==> flow/design.v <==
`timescale 1ns / 1ps
module change(
input clk,
input [9:0] n,
output reg[7:0]s1,
output reg[7:0]s2,
output reg[7:0]s3
    );
parameter zero = 8'b11000000;  
parameter one = 8'b11111001;   
parameter two = 8'b10100100;   
parameter three = 8'b10110000; 
parameter four = 8'b10011001;  
parameter five = 8'b10010010;  
parameter six = 8'b10000010;   
parameter seven = 8'b11111000; 
parameter eight = 8'b10000000; 
parameter nine = 8'b10010000;  
always@(posedge clk)begin
    case(n/100)
         0: s1<=zero;
         1: s1<=one;
         2: s1<=two;
         3: s1<=three;
         4: s1<=four;
         5: s1<=five;
         6: s1<=six;
         7: s1<=seven;
         8: s1<=eight;
         9: s1<=nine;
    endcase
    case((n-(n/100)*100)/10)
         0: s2<=zero;
         1: s2<=one;
         2: s2<=two;
         3: s2<=three;
         4: s2<=four;
         5: s2<=five;
         6: s2<=six;
         7: s2<=seven;
         8: s2<=eight;
         9: s2<=nine;
    endcase
    case(n-(n/100)*100-((n-(n/100)*100)/10)*10)
         0: s3<=zero;
         1: s3<=one;
         2: s3<=two;
         3: s3<=three;
         4: s3<=four;
         5: s3<=five;
         6: s3<=six;
         7: s3<=seven;
         8: s3<=eight;
         9: s3<=nine;
        endcase
end
endmodule
`timescale 1ns / 1ps
module turn(
input clk,rst,sw,
input [0:0]next,
input [3:0]n,  
output [9:0] num, 
output reg signed [31:0] n1,
output reg signed [31:0] n2,
output reg signed [31:0] n3,
output reg[7:0] show1,
output reg[7:0]show2,
output reg[7:0]show3
    );
reg [2:0]state,next_state;
parameter zero = 8'b11000000;  
parameter one = 8'b11111001;   
parameter two = 8'b10100100;   
parameter three = 8'b10110000; 
parameter four = 8'b10011001;  
parameter five = 8'b10010010;  
parameter six = 8'b10000010;   
parameter seven = 8'b11111000; 
parameter eight = 8'b10000000; 
parameter nine = 8'b10010000;  
parameter none=8'b11110111;
parameter start=3'b000;
parameter bai=3'b000;
parameter shi=3'b010;
parameter ge=3'b011;
reg [0:0]o;
reg flag1;
reg flag2;
reg e;
always@(posedge clk)
 if(n==12)e<=1'b1;
 else e<=1'b0;
wire [0:0]flag_out;
assign flag_out = (!flag2) && flag1;
always@(posedge clk)begin
	if(rst==1)begin
		flag1 <= 1'b0;
		flag2 <= 1'b0;
	end
	else begin
		flag1 <= e;
		flag2 <= flag1 ;
	end
end
always@(posedge clk)
    if(rst)begin   
        state<=bai;
    end
    else
    if(flag_out&&sw)
              state<=next_state;
always@(posedge clk)
    if(rst) next_state<=bai;
    else
    if(sw)
    case(state)
        bai:
            next_state<=shi;
        shi:
            next_state<=ge;
        ge:
            next_state<=bai;
    endcase
assign
 num=100*n1+10*n2+n3;
always@(posedge clk)
        if(rst)
        begin 
                n1<=0;
                n2<=0;
                n3<=0;
        end
        else if(sw)begin
        case(state)
                    bai:if(n<=9)n1<=n;
                    shi:if(n<=9)n2<=n;
                    ge:if(n<=9)n3<=n;
                endcase
        end       
always@(posedge clk)
    if(rst)
    begin    
        show1<=none;
        show2<=none;
        show3<=none;
    end
    else if(sw)
    begin
        case(n1)
            0: show1<=zero;
            1: show1<=one;
            2: show1<=two;
            3: show1<=three;
            4: show1<=four;
            5: show1<=five;
            6: show1<=six;
            7: show1<=seven;
            8: show1<=eight;
            9: show1<=nine;
        endcase
        case(n2)
            0: show2<=zero;
            1: show2<=one;
            2: show2<=two;
            3: show2<=three;
            4: show2<=four;
            5: show2<=five;
            6: show2<=six;
            7: show2<=seven;
            8: show2<=eight;
            9: show2<=nine;
        endcase
        case(n3)
            0: show3<=zero;
            1: show3<=one;
            2: show3<=two;
            3: show3<=three;
            4: show3<=four;
            5: show3<=five;
            6: show3<=six;
            7: show3<=seven;
            8: show3<=eight;
            9: show3<=nine;
               endcase
    end  
endmodule
`timescale 1ns / 1ps
module manager(
input clk,rst,rstk,sw,
input [0:0]next,
input [3:0]n,
input [2:0]mode,
input [9:0]moneyget,
input [9:0]timeget,
input swm,
input [0:0]nextt,
output reg[9:0]initial_money,
output reg [9:0]per_money,
output reg[9:0]num_of_park,
output reg[9:0]initial_vipmoney,
output reg [9:0]averagetime,
output reg[63:0]show
    );  
    reg nextti;
integer sumofcar;
reg [9:0]totaltime; 
reg [9:0]totalmoney;  
parameter set=3'b000;   
parameter ok=3'b001; 
parameter fail=3'b010;
parameter simoney=3'b011; 
parameter spmoney=3'b100; 
parameter snopark=3'b101;
parameter svmoney=3'b110;
parameter satime=3'b111;
parameter set_initial_money=3'b001;  
parameter set_per_money=3'b010;  
parameter set_initial_vipmoney=3'b011;  
parameter empty_park=3'b100;  
parameter set_park=3'b101;  
parameter show_money=3'b110;   
parameter zero = 8'b11000000;  
parameter one = 8'b11111001;   
parameter two = 8'b10100100;   
parameter three = 8'b10110000;
parameter four = 8'b10011001;  
parameter five = 8'b10010010;  
parameter six = 8'b10000010;   
parameter seven = 8'b11111000; 
parameter eight = 8'b10000000; 
parameter nine = 8'b10010000;  
parameter _A = 8'b10001000;    
parameter _B = 8'b10000011;    
parameter _C = 8'b11000110;    
parameter _D = 8'b10100001;    
parameter _E = 8'b10000110;    
parameter _F = 8'b10001110;    
parameter _G = 8'b11000010;    
parameter _H = 8'b10001001;    
parameter _I = 8'b11110000;    
parameter _J = 8'b11110001;    
parameter _K = 8'b10001010;    
parameter _L = 8'b11000111;    
parameter _M = 8'b11001000;    
parameter _N = 8'b10101011;    
parameter _O = 8'b10100011;    
parameter _P = 8'b10001100;    
parameter _Q = 8'b10011000;    
parameter _R = 8'b11001110;    
parameter _S = 8'b10110110;    
parameter _T = 8'b10000111;    
parameter _U = 8'b11000001;    
parameter _V = 8'b11100011;   
parameter _W = 8'b10000001;    
parameter _X = 8'b10011011;    
parameter _Y = 8'b10010001;    
parameter _Z = 8'b10100101;    
reg swt;
wire [9:0]num;
wire [3:0]n1t;
wire [3:0]n2t;
wire [3:0]n3t;
wire [7:0]show1t;
wire [7:0]show2t;
wire [7:0]show3t;
reg [2:0]state;
reg [2:0]next_state;
wire[7:0]im1;
wire[7:0]im2;
wire[7:0]im3;
wire[7:0]pm1;
wire[7:0]pm2;
wire[7:0]pm3;
wire[7:0]vim1;
wire[7:0]vim2;
wire[7:0]vim3;
wire[7:0]np1;
wire[7:0]np2;
wire[7:0]np3;
wire[7:0]at1;
wire[7:0]at2;
wire[7:0]at3;
turn t(.clk(clk),.rst(rstk),.sw(swt),.next(nextt),.n(n),.num(num),.n1(n1t),.n2(n2t),.n3(n3t),.show1(show1t),.show2(show2t),.show3(show3t));
change im(.clk(clk),.n(initial_money),.s1(im1),.s2(im2),.s3(im3));
change pm(.clk(clk),.n(per_money),.s1(pm1),.s2(pm2),.s3(pm3));
change vim(.clk(clk),.n(initial_vipmoney),.s1(vim1),.s2(vim2),.s3(vim3));
change np(.clk(clk),.n(num_of_park),.s1(np1),.s2(np2),.s3(np3));
change at(.clk(clk),.n(averagetime),.s1(at1),.s2(at2),.s3(at3));
reg e;
reg flag1;
reg flag2;
wire [0:0]flag_out;
always@(posedge clk)
 if(n==10)e<=1'b1;
 else e<=1'b0;
assign flag_out = (!flag2) && flag1;
always@(posedge clk)begin
	if(rst==1)begin
		flag1 <= 1'b0;
		flag2 <= 1'b0;
	end
	else begin
		flag1 <= e;
		flag2 <= flag1 ;
	end
end
reg flag11;
reg flag22;
wire [0:0]flag_out1;
assign flag_out1 = (!flag22) && flag11;
always@(posedge clk)begin
	if(rst==1)begin
		flag11 <= 1'b0;
		flag22 <= 1'b0;
	end
	else begin
		flag11 <= next;
		flag22 <= flag11 ;
	end
end
always@(posedge clk)    
      if(rst)
         begin
       if(mode==show_money)
            begin
               state<=simoney;
            end
            else begin 
              state<=set;
            end
       end
      else begin
         if(flag_out)begin
            state<=next_state;          
         end
      end
always@(posedge clk)
  if(rst)begin
  initial_money<=9;
          per_money<=5;        
          initial_vipmoney<=8;
          swt<=1'b1;
          num_of_park<=8;
          show<={8'b11111111,_M,_A,_N,_A,_G,_E,_R};    
end
  else 
  if(sw)begin    if(state==ok||state==fail)begin case(state)
   ok:
                                               show<={8'b11111111,_S,_U,_C,_C,_E,_S,_S};
                                           fail:
                                               show<={24'b11111111_11111111_11111111,_E,_R,_R,_O,_R};
                                               endcase
  end
  else if(sw)
                     case(mode)
                         set_initial_money:begin
                             show<={one,32'b11111111_11111111_11111111_11111111,show1t,show2t,show3t};
                             if(next&&num<20)
                             initial_money<=num;
                         end
                         set_per_money:begin
                             show<={two,32'b11111111_11111111_11111111_11111111,show1t,show2t,show3t}; 
                             if(next&&num<20)
                             per_money<=num;
                         end  
                         set_initial_vipmoney:begin
                             show<={three,32'b11111111_11111111_11111111_11111111,show1t,show2t,show3t}; 
                             if(next&&num<20)
                             initial_vipmoney<=num;
                         end
                         empty_park:
                             show<={four,16'b11111111_11111111,_E,_M,_P,_T,_Y}; 
                         set_park:begin
                             show<={five,32'b11111111_11111111_11111111_11111111,show1t,show2t,show3t};
                             if(next&&num<20)
                             num_of_park<=num;
                             end
                         show_money:
                               case(state)
                                          simoney:
                                              show<={one,one,one,16'b11111111_11111111,im1,im2,im3};
                                          spmoney:
                                              show<={two,two,two,16'b11111111_11111111,pm1,pm2,pm3}; 
                                          snopark:
                                              show<={three,three,three,16'b11111111_11111111,np1,np2,np3};
                                          svmoney:
                                              show<={four,four,four,16'b11111111_11111111,vim1,vim2,vim3};
                                          satime: 
                                              show<={seven,seven,seven,16'b11111111_11111111,at1,at2,at3};
                                          default:
                                          show<={one,one,one,16'b11111111_11111111,im1,im2,im3};
                                              endcase
                     endcase    
end
always@(posedge clk)      
    if(rst) next_state<=set;
    else
    begin
                   if(state==ok||state==fail)begin
                   next_state<=set;
                   end
                   else
                        case(mode)
                            set_initial_money:
                             if(num<20)
                                   next_state<=ok;
                                   else  next_state<=fail;
                            set_per_money:
                          if(num<20)
                                   next_state<=ok;
                              else  next_state<=fail;
                            set_initial_vipmoney:
                              if(num<20)
                                   next_state<=ok;
                                   else  next_state<=fail;
                            set_park:
                              if(num<20)
                                   next_state<=ok;
                                 else  next_state<=fail;
                            empty_park:
                                 next_state<=ok;
                            show_money:
                            case(state)
                            simoney:
                                 next_state<=spmoney;
                            spmoney:
                                 next_state<=snopark;
                            snopark:
                                 next_state<=svmoney;
                            svmoney:
                                 next_state<=satime;
                            default:
                                 next_state<= simoney;
                             endcase
                        endcase
                    end
always@(posedge clk)
  if(rst)begin
      totaltime<=0;
      totalmoney<=0;
      sumofcar<=0;
      averagetime<=0;
  end
  else if(swm)begin
      totaltime<=totaltime+timeget;
      totalmoney<=totalmoney+moneyget;
      sumofcar<=sumofcar+1;
      averagetime<=(sumofcar==0) ? 10'd0 : totaltime/sumofcar;
  end
endmodule
Hand-over note for manager

From RTL to reports: manager
Tool output for the design above before and after an edit, in the order of the flow.
Lines under "original" count in the file above, lines under "edited" in the edited file.
"change" is "edited" less "original", of the values as shown; "relative change" is that difference over "original", in percent.
Operators carry their Yosys type and port widths (W data, S select, Z words).
Cell names lack the library's common part.
A cell with - has no value.

design
  top = manager
  clock input = clk
  standard-cell library = sky130hd
  timing corner = tt_025C_1v80

Edit of the RTL
The edit as a unified diff against the file above.
A script made this edit. It changes what the design does and was not meant as an optimisation.

begin of diff
@@ -196,5 +196,5 @@
 input swm,
 input [0:0]nextt,
-output reg[9:0]initial_money,
+output reg[9:0]initial_money_out,
 output reg [9:0]per_money,
 output reg[9:0]num_of_park,
@@ -203,4 +203,6 @@
 output reg[63:0]show
     );  
+    reg [9:0] initial_money;
+    always @(posedge clk) initial_money_out <= initial_money;
     reg nextti;
 integer sumofcar;
end of diff

Word-level counts
Source: Yosys, flattened and elaborated, memories not mapped. Widths are those after wreduce. Registers that Yosys merges into a memory's read port (data or address) are not register bits. Print and check cells do not count. Equal cells are merged and count once.

word-level totals
  element                          original  edited  change  relative change (%)
  flip-flop bits (word level)      330       340     +10     +3.03
  bits in latches                  0         0       0       -
  bits in writable memories        0         0       0       -
  memory bits (read-only)          0         0       0       -
  clocked read ports x word width  0         0       0       -
  memory cells                     0         0       0       -
  bits of input ports              34        34      0       0.00

cells by class
  element                           original  edited  change  relative change (%)
  add/sub/neg operators             14        14      0       0.00
  $mul                              12        12      0       0.00
  divide/modulo/power cells         11        11      0       0.00
  $lt $le $gt $ge                   2         2       0       0.00
  equal/unequal tests               180       180     0       0.00
  shift-type cells                  0         0       0       -
  mux-type cells                    32        32      0       0.00
  bitwise gates (word level)        1         1       0       0.00
  reductions and logical operators  58        58      0       0.00

Unchanged operator kinds not shown: 53.

Logic depth
Depth = most cells in a row (Yosys ltp): at word level without a register or memory, in the mapped netlist without a sequential cell, where the memories' decode and read muxes count.

depth
  element                original  edited  change  relative change (%)
  word-level depth       8         8       0       0.00
  ABC_AREA               0         0       -       -
  depth in mapped cells  409       416     +7      +1.71

Synthesis result
Yosys stat after the flow's synthesis: flattened, memories mapped to cells. It holds for the ABC_AREA given above (unset counts as 0); a run with the other value may have another netlist.

cells by type
  type       original  edited  change  relative change (%)
  nand3_1    215       266     +51     +23.72
  xnor2_1    396       350     -46     -11.62
  mux2_2     137       103     -34     -24.82
  nor3_1     393       360     -33     -8.40
  inv_1      460       492     +32     +6.96
  clkbuf_1   235       263     +28     +11.91
  and3_1     71        99      +28     +39.44
  nor2_1     964       937     -27     -2.80
  a21oi_1    669       696     +27     +4.04
  a31oi_1    113       140     +27     +23.89
  o21ai_0    522       542     +20     +3.83
  xor2_1     205       224     +19     +9.27
  o211ai_1   74        92      +18     +24.32
  nor4_1     84        67      -17     -20.24
  o311ai_0   11        27      +16     +145.45
  a21o_1     210       225     +15     +7.14
  nor3b_1    14        29      +15     +107.14
  a2bb2oi_1  3         18      +15     +500.00

Unchanged cell types not shown: 25.
Not every row of either side is listed.

mapped netlist
  element                           original  edited   change  relative change (%)
  cells in the netlist              9250      9407     +157    +1.70
  synthesis area (sq um)            68429.4   69191.4  +762.0  +1.11
  area of sequential cells (sq um)  6946.7    7146.9   +200.2  +2.88
  mapped flip-flops                 293       303      +10     +3.41
  buffers                           321       344      +23     +7.17

The figures by module come from a second, unflattened synthesis with its own total; it is not the netlist above.

second synthesis, totals
  element                                  original  edited   change   relative change (%)
  cell total of the unflattened synthesis  10282     10142    -140     -1.36
  area (unflattened synthesis) (sq um)     75321.0   74152.4  -1168.6  -1.55

Each row is one instance without its submodules.

modules, original
  module   instances  cells  area (sq um)  seq. area (sq um)
  manager  1          5275   37434.7       3052.9
  change   5          926    6942.9        630.6
  turn     1          377    3171.8        800.8

modules, edited
  module   instances  cells  area (sq um)  seq. area (sq um)
  manager  1          5139   36273.5       3253.1
  change   5          926    6942.9        630.6
  turn     1          373    3164.3        800.8

Path before layout
Source: OpenSTA report_checks on the synthesized netlist (no wires, ideal clock, input and output delay 20% of the period each), path of least setup slack; recovery checks are left aside. Register names are those of the netlist, which keeps one name where synthesis merged equal registers.

timing path after synthesis
  element                            original                 edited                   change  relative change (%)
  path type                          register -> register     register -> register     -       -
  from                               register sumofcar[0]     register sumofcar[31]    -       -
  to                                 register averagetime[0]  register averagetime[0]  -       -
  period (ns)                        120.0                    120.0                    0.0     0.00
  launch time at the first pin (ns)  0.000                    0.000                    0.000   -
  arrival (ns)                       77.529                   79.597                   +2.068  +2.67
  slack (ns)                         42.337                   40.278                   -2.059  -
  path delay (ns)                    77.663                   79.721                   +2.058  +2.65
  driving pins on the path           390                      408                      +18     +4.62
  path buffers                       34                       47                       +13     +38.24
  synthesis period reached (ns)      77.663                   79.722                   +2.059  +2.65

"path delay" is the arrival time less input delay plus setup time.
"driving pins on the path": output pins that drive a net of the path, with the launching flip-flop's if there is one; two outputs of one cell count as two.
"synthesis period reached" is the clock period less the worst setup slack; recovery checks do not enter. This is arithmetic on one report: input and output delays are still those of the set period (20% each).
The rows between start and end are the longest chain of elaborated cells between them; the timing report does not say that the signal goes this way. Where chains are equally long, one stands for them.
Each line given opens the expression or statement behind the cell; cells for indexed reads and writes are added by Yosys, which also makes memories of some case tables.

between the ends, after synthesis, original
  cell sequence = dfxtp_1 -> inv_1 -> ha_1 -> inv_1 -> nor3_1 -> nand3_1 -> nor2_1 -> ha_1 -> o21a_1 -> o21ai_0 -> or4_1 -> a21oi_1 -> ha_1 -> o21a_1 -> nor2_1 -> nand3b_1 -> nor2_1 -> ha_1 -> [354 not listed] -> a21o_1 -> a21o_1 -> a21o_1 -> a21o_1 -> a21o_1 -> a21oi_1 -> nor2b_1 -> o21ai_0 -> nand2b_1 -> a21o_1 -> a21o_1 -> a21o_1 -> a21o_1 -> a21oi_1 -> nor2b_1 -> o21ai_0 -> a211o_1 -> a211oi_1
  length of the longest elaborated chain = 2

RTL lines, path after synthesis, original
  element           RTL line  source
  from (decl)       206       integer sumofcar;
  from (assign)     442       sumofcar<=0;
  from (assign)     448       sumofcar<=sumofcar+1;
  $div A10 B32 Y32  449       averagetime<=(sumofcar==0) ? 10'd0 : totaltime/sumofcar;
  $mux W10          449
  to (assign)       443       averagetime<=0;
  to (assign)       449
  to (decl)         202       output reg [9:0]averagetime,

between the ends, after synthesis, edited
  cell sequence = dfxtp_1 -> buf_2 -> or4_4 -> nor4_4 -> nand4_1 -> clkbuf_1 -> nor4_1 -> ha_1 -> nor4b_1 -> nor4_1 -> nor2b_1 -> ha_1 -> o21ai_0 -> a2111oi_0 -> ha_1 -> o21a_1 -> o21a_1 -> o21a_1 -> [372 not listed] -> a21o_1 -> a21o_1 -> a21o_1 -> a21o_1 -> a21o_1 -> a21o_1 -> a21o_1 -> a21o_1 -> a21o_1 -> a21oi_1 -> nor2b_1 -> o21ai_0 -> a21oi_1 -> nor3b_1 -> o21bai_1 -> a21oi_1 -> o21a_1 -> o21ai_0
  length of the longest elaborated chain = 2

RTL lines, path after synthesis, edited
  element           RTL line  source
  from (decl)       208       integer sumofcar;
  from (assign)     444       sumofcar<=0;
  from (assign)     450       sumofcar<=sumofcar+1;
  $div A10 B32 Y32  451       averagetime<=(sumofcar==0) ? 10'd0 : totaltime/sumofcar;
  $mux W10          451
  to (assign)       445       averagetime<=0;
  to (assign)       451
  to (decl)         202       output reg [9:0]averagetime,

Worst path after layout
Path of least setup slack in the final report of each run of pair 1 (OpenROAD, finished layout, wires in). Where an end is a register, its clock arrival counts in the times.

timing path after layout
  element                            original                 edited                   change  relative change (%)
  path type                          register -> register     register -> register     -       -
  from                               register sumofcar[13]    register totaltime[1]    -       -
  to                                 register averagetime[0]  register averagetime[0]  -       -
  period (ns)                        120.0                    120.0                    0.0     0.00
  launch time at the first pin (ns)  0.58                     0.59                     +0.01   +1.72
  arrival (ns)                       92.99                    97.79                    +4.80   +5.16
  slack (ns)                         27.43                    22.69                    -4.74   -
  driving pins on the path           374                      371                      -3      -0.80
  path buffers                       16                       12                       -4      -25.00

The rows between start and end are the longest chain of elaborated cells between them; the timing report does not say that the signal goes this way. Where chains are equally long, one stands for them.

between the ends, after layout, original
  cell sequence = dfxtp_1 -> or3_1 -> nor4_1 -> nand3_2 -> nor2_1 -> ha_1 -> o21a_1 -> o21ai_0 -> or4_1 -> a21oi_1 -> ha_1 -> o21a_1 -> nor2_1 -> nand3b_1 -> mux2i_1 -> inv_1 -> ha_1 -> o21ai_0 -> [338 not listed] -> a21o_1 -> a21o_1 -> a21o_1 -> a21o_1 -> a21o_1 -> a21oi_1 -> nor2b_1 -> o21ai_0 -> nand2b_1 -> a21o_1 -> a21o_1 -> a21o_1 -> a21o_1 -> a21oi_1 -> nor2b_1 -> o21ai_0 -> a211o_1 -> a211oi_1
  length of the longest elaborated chain = 2

RTL lines, path after layout, original
  element           RTL line  source
  from (decl)       206       integer sumofcar;
  from (assign)     442       sumofcar<=0;
  from (assign)     448       sumofcar<=sumofcar+1;
  $div A10 B32 Y32  449       averagetime<=(sumofcar==0) ? 10'd0 : totaltime/sumofcar;
  $mux W10          449
  to (assign)       443       averagetime<=0;
  to (assign)       449
  to (decl)         202       output reg [9:0]averagetime,

between the ends, after layout, edited
  cell sequence = dfxtp_1 -> or4_1 -> nor4_1 -> nor3b_1 -> a41oi_1 -> nor4_1 -> ha_1 -> o21a_1 -> nor4_1 -> nor2b_1 -> ha_1 -> o21ai_0 -> a2111oi_0 -> ha_1 -> o21a_1 -> o21a_1 -> o21a_1 -> o2111ai_4 -> [335 not listed] -> a21o_1 -> a21o_1 -> a21o_1 -> a21o_1 -> a21o_1 -> a21o_1 -> a21o_1 -> a21o_1 -> a21o_1 -> a21oi_1 -> nor2b_1 -> o21ai_0 -> a21oi_1 -> nor3b_1 -> o21bai_1 -> a21oi_1 -> o21a_1 -> o21ai_0
  length of the longest elaborated chain = 2

RTL lines, path after layout, edited
  element           RTL line  source
  from (decl)       209       reg [9:0]totaltime;
  from (assign)     442       totaltime<=0;
  from (assign)     448       totaltime<=totaltime+timeget;
  $div A10 B32 Y32  451       averagetime<=(sumofcar==0) ? 10'd0 : totaltime/sumofcar;
  $mux W10          451
  to (assign)       445       averagetime<=0;
  to (assign)       451
  to (decl)         202       output reg [9:0]averagetime,

Flow runs
Runs of the flow (Yosys, OpenROAD) on both versions; the two runs of a pair have the same settings. The constraints put input and output delay at 20% of the set period each and load the outputs with 0.01 pF.

flow settings, pair 1
  period_ns = 120.0
  CAP_MARGIN = 20
  CORE_MARGIN = 2
  CORE_UTILIZATION = 40
  SLEW_MARGIN = 20

measured results, pair 1
  element                                    original  edited    change   relative change (%)
  cell area after synthesis (sq um)          68429.4   69191.4   +762.0   +1.11
  die outline area (sq um)                   174398.0  176320.0  +1922.0  +1.10
  std-cell area (final layout) (sq um)       73350.3   74253.7   +903.4   +1.23
  lowest setup slack (ns)                    27.427    22.691    -4.736   -
  worst hold slack in the final report (ns)  0.438     0.440     +0.002   -

flow settings, pair 2
  ABC_AREA = 1
  CORE_UTILIZATION = 50
  GPL_TIMING_DRIVEN = 0
  HOLD_SLACK_MARGIN = 0.06
  MAX_ROUTING_LAYER = met5
  period_ns = 119.0
  CAP_MARGIN = 20
  CORE_MARGIN = 2
  SLEW_MARGIN = 20

measured results, pair 2
  element                                    original  edited    change   relative change (%)
  cell area after synthesis (sq um)          66218.5   66976.7   +758.2   +1.14
  die outline area (sq um)                   135365.0  136896.0  +1531.0  +1.13
  std-cell area (final layout) (sq um)       71581.2   72319.4   +738.2   +1.03
  lowest setup slack (ns)                    32.079    33.539    +1.460   -
  worst hold slack in the final report (ns)  0.412     0.411     -0.001   -

End of note.
